==> flow/design.v <==
module JAM (
input CLK,
input RST,
output reg [2:0] W,
output reg [2:0] J,
input [6:0] Cost,
output [3:0] MatchCount,
output [9:0] MinCost,
output Valid );
parameter INIT  = 4'b0000;
parameter COMP  = 4'b0001;
parameter CHAN  = 4'b0010;
parameter FIND  = 4'b0011;
parameter EXCH  = 4'b0100;
parameter REV   = 4'b0101;
parameter GIVE  = 4'b0110;
parameter COUNT = 4'b0111;
parameter VALID = 4'b1000;
reg [3:0] curr_state;
reg [3:0] next_state;
parameter [0:3*128-1] mapTbl = {3'd7, 3'd6, 3'd5, 3'd6, 3'd4, 3'd6, 3'd5, 3'd6, 3'd3, 3'd6, 3'd5, 3'd6, 3'd4, 3'd6, 3'd5, 3'd6,
                            	3'd2, 3'd6, 3'd5, 3'd6, 3'd4, 3'd6, 3'd5, 3'd6, 3'd3, 3'd6, 3'd5, 3'd6, 3'd4, 3'd6, 3'd5, 3'd6,
                            	3'd1, 3'd6, 3'd5, 3'd6, 3'd4, 3'd6, 3'd5, 3'd6, 3'd3, 3'd6, 3'd5, 3'd6, 3'd4, 3'd6, 3'd5, 3'd6,
                	            3'd2, 3'd6, 3'd5, 3'd6, 3'd4, 3'd6, 3'd5, 3'd6, 3'd3, 3'd6, 3'd5, 3'd6, 3'd4, 3'd6, 3'd5, 3'd6,
                		  	    3'd0, 3'd6, 3'd5, 3'd6, 3'd4, 3'd6, 3'd5, 3'd6, 3'd3, 3'd6, 3'd5, 3'd6, 3'd4, 3'd6, 3'd5, 3'd6,
                			    3'd2, 3'd6, 3'd5, 3'd6, 3'd4, 3'd6, 3'd5, 3'd6, 3'd3, 3'd6, 3'd5, 3'd6, 3'd4, 3'd6, 3'd5, 3'd6,
                			    3'd1, 3'd6, 3'd5, 3'd6, 3'd4, 3'd6, 3'd5, 3'd6, 3'd3, 3'd6, 3'd5, 3'd6, 3'd4, 3'd6, 3'd5, 3'd6,
                				3'd2, 3'd6, 3'd5, 3'd6, 3'd4, 3'd6, 3'd5, 3'd6, 3'd3, 3'd6, 3'd5, 3'd6, 3'd4, 3'd6, 3'd5, 3'd6};
reg [0:6] compare;
reg [3:0] permutation [0:7];
reg [3:0] permutation_rot [0:7];
reg [3:0] permutation_ex [0:7];
reg [1:0] FIND_count;
wire [2:0] rot;
wire done;
reg [3:0] matchcount;
reg [9:0] mincost;
always@(posedge CLK) begin
	if(RST) curr_state <= INIT;
	else    curr_state <= next_state; 
end 
always@(*)begin
	case (curr_state)
	INIT  : next_state = COMP;
	COMP  : next_state = CHAN;  
	CHAN  : next_state = FIND;  
	FIND  : if(FIND_count==2) next_state = EXCH;  
	        else next_state = FIND;
	EXCH  : next_state = REV;  
	REV   : next_state = GIVE;  
	GIVE  : next_state = COUNT;
	COUNT : if(done) next_state = VALID;
			else next_state = COMP;
	VALID : next_state =  INIT;
	default : next_state = INIT;
	endcase
end
reg [3:0] count;
reg [9:0] cost;
reg start;
always@(posedge CLK) begin
	if(RST) start <= 0;
	else if(~RST) start <= 1;
	else start <= start;
end 
always@(posedge CLK) begin
	if(RST) begin
		W <= 0;
		J <= 0;
		count <= 1;
	end
	else begin
		W <= count >= 8 ? 0 : count;
		J <= permutation[count >= 8 ? 0 : count];
		if(count == 10) begin
			count <= 2;
			W <= 1;
			J <= permutation[1];
		end
		else begin
			count <= count + 1;
		end
	end
end
always@(posedge CLK) begin
	if(curr_state==INIT) begin
		mincost <= 10'd1023;
		matchcount <= 0;
		cost <= 0;
	end
	else if(start)begin
		cost <= cost + Cost;
		if(count == 10) begin
			if(cost < mincost)begin
				mincost <= cost;
				matchcount <= 1;
			end
			else if(cost == mincost)begin
				matchcount <= matchcount + 1;
			end
			cost <= 0;
		end
	end
end
assign MatchCount = matchcount;
assign MinCost = mincost;
always@(posedge CLK)begin
	if(curr_state == COMP) begin
		compare[6] <= permutation[6] < permutation[7];
		compare[5] <= permutation[5] < permutation[6];
		compare[4] <= permutation[4] < permutation[5];
		compare[3] <= permutation[3] < permutation[4];
		compare[2] <= permutation[2] < permutation[3];
		compare[1] <= permutation[1] < permutation[2];
		compare[0] <= permutation[0] < permutation[1];
	end
end
assign rot = mapTbl[compare*3+:3];
always @(posedge CLK) begin
	if(curr_state == CHAN) begin
  		permutation_rot[0] <= 0<=rot || (0>rot && permutation[0]<permutation[rot]) ? 8 : permutation[0];
  		permutation_rot[1] <= 1<=rot || (1>rot && permutation[1]<permutation[rot]) ? 8 : permutation[1];
  		permutation_rot[2] <= 2<=rot || (2>rot && permutation[2]<permutation[rot]) ? 8 : permutation[2];
  		permutation_rot[3] <= 3<=rot || (3>rot && permutation[3]<permutation[rot]) ? 8 : permutation[3];
  		permutation_rot[4] <= 4<=rot || (4>rot && permutation[4]<permutation[rot]) ? 8 : permutation[4];
  		permutation_rot[5] <= 5<=rot || (5>rot && permutation[5]<permutation[rot]) ? 8 : permutation[5];
  		permutation_rot[6] <= 6<=rot || (6>rot && permutation[6]<permutation[rot]) ? 8 : permutation[6];
  		permutation_rot[7] <= 7<=rot || (7>rot && permutation[7]<permutation[rot]) ? 8 : permutation[7];
  	end
end
reg [2:0] minIdx1;
reg [2:0] minIdx2;
reg [2:0] minIdx3;
reg [2:0] minIdx4;
reg [2:0] minIdx11;
reg [2:0] minIdx22;
reg [2:0] minIdx;
always@(posedge CLK)begin
	if(curr_state==INIT) begin
		FIND_count <= 0;
	end
	if(curr_state==FIND && FIND_count==0)begin
		minIdx4 <= permutation_rot[7] > permutation_rot[6] ? 6 : 7;
		minIdx3 <= permutation_rot[5] > permutation_rot[4] ? 4 : 5;
		minIdx2 <= permutation_rot[3] > permutation_rot[2] ? 2 : 3;
		minIdx1 <= permutation_rot[1] > permutation_rot[0] ? 0 : 1;
		FIND_count <= 1;
	end
	else if(curr_state==FIND && FIND_count==1)begin
		minIdx22 <= permutation_rot[minIdx4] > permutation_rot[minIdx3] ? minIdx3 : minIdx4;
		minIdx11 <= permutation_rot[minIdx2] > permutation_rot[minIdx1] ? minIdx1 : minIdx2;
		FIND_count <= 2;
	end
	else if(curr_state==FIND && FIND_count==2)begin
		minIdx <= permutation_rot[minIdx22] > permutation_rot[minIdx11] ? minIdx11 : minIdx22;
		FIND_count <= 0;
	end
	else begin
		FIND_count <= 0;
	end
end
always@(posedge CLK) begin
	if(curr_state==COMP) begin
		permutation_ex[0] <= permutation[0];
		permutation_ex[1] <= permutation[1];
		permutation_ex[2] <= permutation[2];
		permutation_ex[3] <= permutation[3];
		permutation_ex[4] <= permutation[4];
		permutation_ex[5] <= permutation[5];
		permutation_ex[6] <= permutation[6];
		permutation_ex[7] <= permutation[7];
	end
	else if(curr_state==EXCH) begin
		permutation_ex[rot] <= permutation[minIdx];
		permutation_ex[minIdx] <= permutation[rot];
	end
	else if(curr_state == REV)begin
		if(0>rot)
			permutation_ex[0] <= permutation_ex[7-(0-rot-1)];
		if(1>rot)
			permutation_ex[1] <= permutation_ex[7-(1-rot-1)];
		if(2>rot)
			permutation_ex[2] <= permutation_ex[7-(2-rot-1)];
		if(3>rot)
			permutation_ex[3] <= permutation_ex[7-(3-rot-1)];
		if(4>rot)
			permutation_ex[4] <= permutation_ex[7-(4-rot-1)];
		if(5>rot)
			permutation_ex[5] <= permutation_ex[7-(5-rot-1)];
		if(6>rot)
			permutation_ex[6] <= permutation_ex[7-(6-rot-1)];
		if(7>rot)
			permutation_ex[7] <= permutation_ex[7-(7-rot-1)];
	end
end
always@(posedge CLK)begin
	if(curr_state == INIT) begin
		permutation[0] <= 0;
		permutation[1] <= 1;
		permutation[2] <= 2;
		permutation[3] <= 3;
		permutation[4] <= 4;
		permutation[5] <= 5;
		permutation[6] <= 6;
		permutation[7] <= 7;
	end
	else if(curr_state == GIVE) begin
		permutation[0] <= permutation_ex[0];
		permutation[1] <= permutation_ex[1];
		permutation[2] <= permutation_ex[2];
		permutation[3] <= permutation_ex[3];
		permutation[4] <= permutation_ex[4];
		permutation[5] <= permutation_ex[5];
		permutation[6] <= permutation_ex[6];
		permutation[7] <= permutation_ex[7];
	end
end
assign done = compare==0;
assign Valid = (curr_state == VALID);
endmodule
; From RTL to reports: JAM
; Module JAM before and after one edit of its RTL, step after step.
; Lines under "before" count in the file above, lines under "after" in the edited file.
; "change": "after" minus "before" as printed here.
; Cell names lack the library's common part.
; The mark -- stands for no value.
[inputs]
design = JAM
clk_port = CLK
library = sky130hd
corner = tt_025C_1v80

; The edit
; Unified diff, file above to edited file.
; A script made this edit. It was not meant as an optimisation and need not keep what the design does.
; begin of diff
@@ -2,5 +2,5 @@
 input CLK,
 input RST,
-output reg [2:0] W,
+output reg [1:0] W,
 output reg [2:0] J,
 input [6:0] Cost,
; end of diff

; Word level
; Counts by Yosys on the flattened word-level netlist (proc, flatten, opt, wreduce). Print and check cells are left out. Cells with the same type and inputs are merged into one.
; Yosys's memory passes give these memory sizes; they may raise the number of words (mostly to a power of two), join words into wider ones and drop unused or constant bits.
[op_classes]
columns = item, before, after, change
row1 = reduce_and_logical, 37, 37, 0
row2 = n_eq, 75, 75, 0
row3 = shifts, 1, 1, 0
row4 = n_cmp, 40, 40, 0
row5 = logic, 5, 5, 0
row6 = n_mul, 1, 1, 0
row7 = add_sub_neg, 28, 28, 0
row8 = mux, 128, 128, 0
; Operator kinds equal on both sides are left out: 48.
[word_totals]
columns = item, before, after, change
row1 = in_bits, 9, 9, 0
row2 = out_inout_bits, 21, 20, -1
row3 = memories, 1, 1, 0
row4 = reg_bits, 101, 100, -1
row5 = ram_bits, 32, 32, 0
row6 = elab_cells, 349, 349, 0

; Depth
; Depth = most cells in a row (Yosys ltp): at word level without a register or memory, in the mapped netlist without a sequential cell, where the memories' decode and read muxes count.
[depth]
columns = item, before, after, change
row1 = ltp_word, 9, 9, 0
row2 = ABC_AREA, 0, 0, --
row3 = depth_mapped, 33, 32, -1
row4 = depth_no_buf, 26, 26, 0

; Mapped cells and area
; Source: synth_stat.txt of the flow (Yosys; design flattened, memories mapped). It holds for the ABC_AREA given above (unset counts as 0); a run with the other value may have another netlist.
[mapped]
columns = item, before, after, change
row1 = cells, 1575, 1591, 16
row2 = flip_flops, 161, 160, -1
row3 = mapped_area_um2, 13949.6, 14201.1, 251.5
row4 = seqArea_um2, 4043.9, 4023.9, -20.0
[types]
columns = cell, before, after, change
row1 = mux2i_1, 63, 92, 29
row2 = nor2_1, 109, 123, 14
row3 = nand3_1, 48, 34, -14
row4 = nand2_1, 127, 117, -10
row5 = a311oi_1, 6, 16, 10
row6 = o211ai_1, 30, 39, 9
row7 = nand4_1, 16, 7, -9
row8 = a21oi_1, 91, 99, 8
row9 = o21ai_0, 75, 68, -7
row10 = nand2b_1, 43, 36, -7
row11 = a22oi_1, 22, 29, 7
row12 = o2111ai_1, 12, 5, -7
row13 = clkbuf_1, 55, 61, 6
row14 = a2111o_1, 3, 9, 6
row15 = mux2_2, 20, 25, 5
row16 = a31oi_1, 12, 7, -5
row17 = buf_6, 8, 3, -5
row18 = nor3b_1, 3, 8, 5
; Cell types equal on both sides are left out: 16.
; The list need not be complete.

; Worst setup path after synthesis
; Source: OpenSTA report_checks on the synthesized netlist (no wires, ideal clock, input and output delay 20% of the period each), path of least setup slack; recovery checks are left aside. Register names are those of the netlist, which keeps one name where synthesis merged equal registers.
[synth_path]
columns = item, before, after, change
row1 = path_type, flip-flop to flip-flop, flip-flop to flip-flop, --
row2 = startpoint, register compare[6], register compare[6], --
row3 = endpoint, register permutation_rot[7][1], register permutation_rot[7][1], --
row4 = setup_time_ns, 0.268, 0.270, 0.002
row5 = delay_ns, 6.792, 6.971, 0.179
row6 = launch_ns, 0.000, 0.000, 0.000
row7 = slack_ns, -0.592, -0.771, -0.179
row8 = t_arrival_ns, 6.524, 6.701, 0.177
row9 = period_ns, 6.2, 6.2, 0.0
row10 = stages, 31, 29, -2
row11 = synth_period_reached_ns, 6.792, 6.971, 0.179
; "delay_ns" is the arrival time less input delay plus setup time.
; "stages": output pins that drive a net of the path, with the launching flip-flop's if there is one; two outputs of one cell count as two.
; "synth_period_reached_ns" is the clock period less the worst setup slack; recovery checks do not enter. This is arithmetic on one report: input and output delays are still those of the set period (20% each).
; The rows between start and end are the longest chain of elaborated cells between them; the timing report does not say that the signal goes this way. Where chains are equally long, one stands for them.
; Each line given opens the expression or statement behind the cell; cells for indexed reads and writes are added by Yosys, which also makes memories of some case tables.
[synth_between_before]
path_cell_list = edfxtp_1 clkinv_1 ha_1 fa_1 buf_2 xnor2_2 nor2_1 o311a_1 a2111oi_2 nor3_1 o21a_1 a211o_1 or3_1 buf_6 clkinv_4 clkbuf_1 ha_1 clkbuf_1 nor2_1 o221ai_2 or2_0 buf_6 a31o_1 buf_2 ha_1 a21o_1 a21oi_1 nor2_1 or2_2 a311oi_1 nor3_1
elab_chain_cells = 9
[synth_rtl_before]
columns = item, line
row1 = from (decl), 29  ; reg [0:6] compare;
row2 = from (assign), 109  ; compare[6] <= permutation[6] < permutation[7];
row3 = multiplier 7 x 2 -> 9 bit, 118  ; assign rot = mapTbl[compare*3+:3];
row4 = subtractor 9 x 9 -> 10 bit, --
row5 = variable part select 384 x 10 -> 3 bit, 118
row6 = equality test 3 bit, 128  ; permutation_rot[7] <= 7<=rot || (7>rot && permutation[7]<permutation[rot]) ? 8 : permutation[7];
row7 = case mux 4 bit (select 8 bit), 128
row8 = two-way mux 4 bit, 120  ; if(curr_state == CHAN) begin
row9 = less-than comparator 4 bit, 128
row10 = logical AND 1 bit, 128
row11 = logical OR 1 bit, 128
row12 = to (assign), 128
row13 = to (decl), 31  ; reg [3:0] permutation_rot [0:7];
[synth_between_after]
path_cell_list = edfxtp_1 buf_2 inv_1 clkbuf_1 ha_1 fa_1 buf_4 xnor2_2 clkbuf_1 xnor2_1 nor3_1 mux2i_1 nor3b_1 a221oi_1 nor4_1 o22a_1 buf_2 clkbuf_1 ha_1 ha_1 clkbuf_1 nor3_1 o21a_1 o41ai_4 ha_1 a21oi_1 nor2_1 a2111oi_2 nor4_1
elab_chain_cells = 9
[synth_rtl_after]
columns = item, line
row1 = from (decl), 29  ; reg [0:6] compare;
row2 = from (assign), 109  ; compare[6] <= permutation[6] < permutation[7];
row3 = multiplier 7 x 2 -> 9 bit, 118  ; assign rot = mapTbl[compare*3+:3];
row4 = subtractor 9 x 9 -> 10 bit, --
row5 = variable part select 384 x 10 -> 3 bit, 118
row6 = equality test 3 bit, 128  ; permutation_rot[7] <= 7<=rot || (7>rot && permutation[7]<permutation[rot]) ? 8 : permutation[7];
row7 = case mux 4 bit (select 8 bit), 128
row8 = two-way mux 4 bit, 120  ; if(curr_state == CHAN) begin
row9 = less-than comparator 4 bit, 128
row10 = logical AND 1 bit, 128
row11 = logical OR 1 bit, 128
row12 = to (assign), 128
row13 = to (decl), 31  ; reg [3:0] permutation_rot [0:7];

; Worst path after layout
; Path of least setup slack in the final report of each run of set A (OpenROAD, finished layout, wires in). Where an end is a register, its clock arrival counts in the times.
[layout_path]
columns = item, before, after, change
row1 = path_type, flip-flop to flip-flop, flip-flop to flip-flop, --
row2 = startpoint, register compare[4], register compare[6], --
row3 = endpoint, register permutation_rot[7][2], register permutation_rot[2][3], --
row4 = slack_ns, 0.10, 0.24, 0.14
row5 = stages, 27, 28, 1
row6 = period_ns, 6.2, 6.2, 0.0
row7 = launch_ns, 0.43, 0.44, 0.01
row8 = setup_time_ns, 0.26, 0.25, -0.01
row9 = t_arrival_ns, 6.28, 6.15, -0.13
; The rows between start and end are the longest chain of elaborated cells between them; the timing report does not say that the signal goes this way. Where chains are equally long, one stands for them.
[layout_between_before]
path_cell_list = edfxtp_1 ha_4 inv_1 ha_1 and2b_2 o22a_4 xnor2_2 buf_4 or3_1 a41o_1 and2_1 a32oi_2 nand3_2 buf_4 inv_2 ha_1 inv_1 o221ai_2 or2_1 buf_4 mux2i_4 ha_4 a21oi_1 nor2_1 or2_2 a311oi_2 nor3_1
elab_chain_cells = 9
[layout_rtl_before]
columns = item, line
row1 = from (decl), 29  ; reg [0:6] compare;
row2 = from (assign), 111  ; compare[4] <= permutation[4] < permutation[5];
row3 = multiplier 7 x 2 -> 9 bit, 118  ; assign rot = mapTbl[compare*3+:3];
row4 = subtractor 9 x 9 -> 10 bit, --
row5 = variable part select 384 x 10 -> 3 bit, 118
row6 = equality test 3 bit, 128  ; permutation_rot[7] <= 7<=rot || (7>rot && permutation[7]<permutation[rot]) ? 8 : permutation[7];
row7 = case mux 4 bit (select 8 bit), 128
row8 = two-way mux 4 bit, 120  ; if(curr_state == CHAN) begin
row9 = less-than comparator 4 bit, 128
row10 = logical AND 1 bit, 128
row11 = logical OR 1 bit, 128
row12 = to (assign), 128
row13 = to (decl), 31  ; reg [3:0] permutation_rot [0:7];
[layout_between_after]
path_cell_list = edfxtp_1 buf_4 ha_2 fa_2 buf_4 xnor2_4 nand2_1 mux2_4 a221oi_4 a211oi_1 o311a_1 a21boi_0 o22a_2 buf_4 ha_1 ha_2 buf_4 nand2_1 o21ai_0 a221o_1 o31ai_4 buf_4 ha_1 o21a_1 o21a_1 o211ai_1 buf_4 or3_1
elab_chain_cells = 9
[layout_rtl_after]
columns = item, line
row1 = from (decl), 29  ; reg [0:6] compare;
row2 = from (assign), 109  ; compare[6] <= permutation[6] < permutation[7];
row3 = multiplier 7 x 2 -> 9 bit, 118  ; assign rot = mapTbl[compare*3+:3];
row4 = subtractor 9 x 9 -> 10 bit, --
row5 = variable part select 384 x 10 -> 3 bit, 118
row6 = equality test 3 bit, 123  ; permutation_rot[2] <= 2<=rot || (2>rot && permutation[2]<permutation[rot]) ? 8 : permutation[2];
row7 = case mux 4 bit (select 8 bit), 123
row8 = two-way mux 4 bit, 120  ; if(curr_state == CHAN) begin
row9 = less-than comparator 4 bit, 123
row10 = logical AND 1 bit, 123
row11 = logical OR 1 bit, 123
row12 = to (assign), 123
row13 = to (decl), 31  ; reg [3:0] permutation_rot [0:7];

; Layout results
; Both versions went through the flow (Yosys, OpenROAD) with the same settings in each pair. Constraints: input delay and output delay 20% of the set period each, output load 0.01 pF.
[settings_set_A]
period_ns = 6.2
CAP_MARGIN = 20
CORE_MARGIN = 2
CORE_UTILIZATION = 40
SLEW_MARGIN = 20
[results_set_A]
columns = item, before, after, change
row1 = setupTns_ns, 0.000, 0.000, 0.000
row2 = layout_utilization_pct, 47.5, 46.6, -0.9
row3 = timing.hold.ws_ns, 0.474, 0.447, -0.027
row4 = yosys_chip_area_um2, 13949.6, 14201.1, 251.5
row5 = design.die.area_um2, 36383.7, 37025.5, 641.8
row6 = timing.setup.ws_ns, 0.103, 0.239, 0.136
[settings_set_B]
ABC_AREA = 0
CAP_MARGIN = 35
CELL_PAD_IN_SITES_DETAIL_PLACEMENT = 0
CORE_UTILIZATION = 63
PLACE_DENSITY_LB_ADDON = 0.26
SETUP_SLACK_MARGIN = 0.92
SLEW_MARGIN = 30
period_ns = 7.68
CORE_MARGIN = 2
[results_set_B]
columns = item, before, after, change
row1 = setupTns_ns, 0.000, 0.000, 0.000
row2 = layout_utilization_pct, 71.2, 70.3, -0.9
row3 = timing.hold.ws_ns, 0.447, 0.463, 0.016
row4 = yosys_chip_area_um2, 13949.6, 14201.1, 251.5
row5 = design.die.area_um2, 23347.8, 23759.1, 411.3
row6 = timing.setup.ws_ns, 1.101, 1.140, 0.039
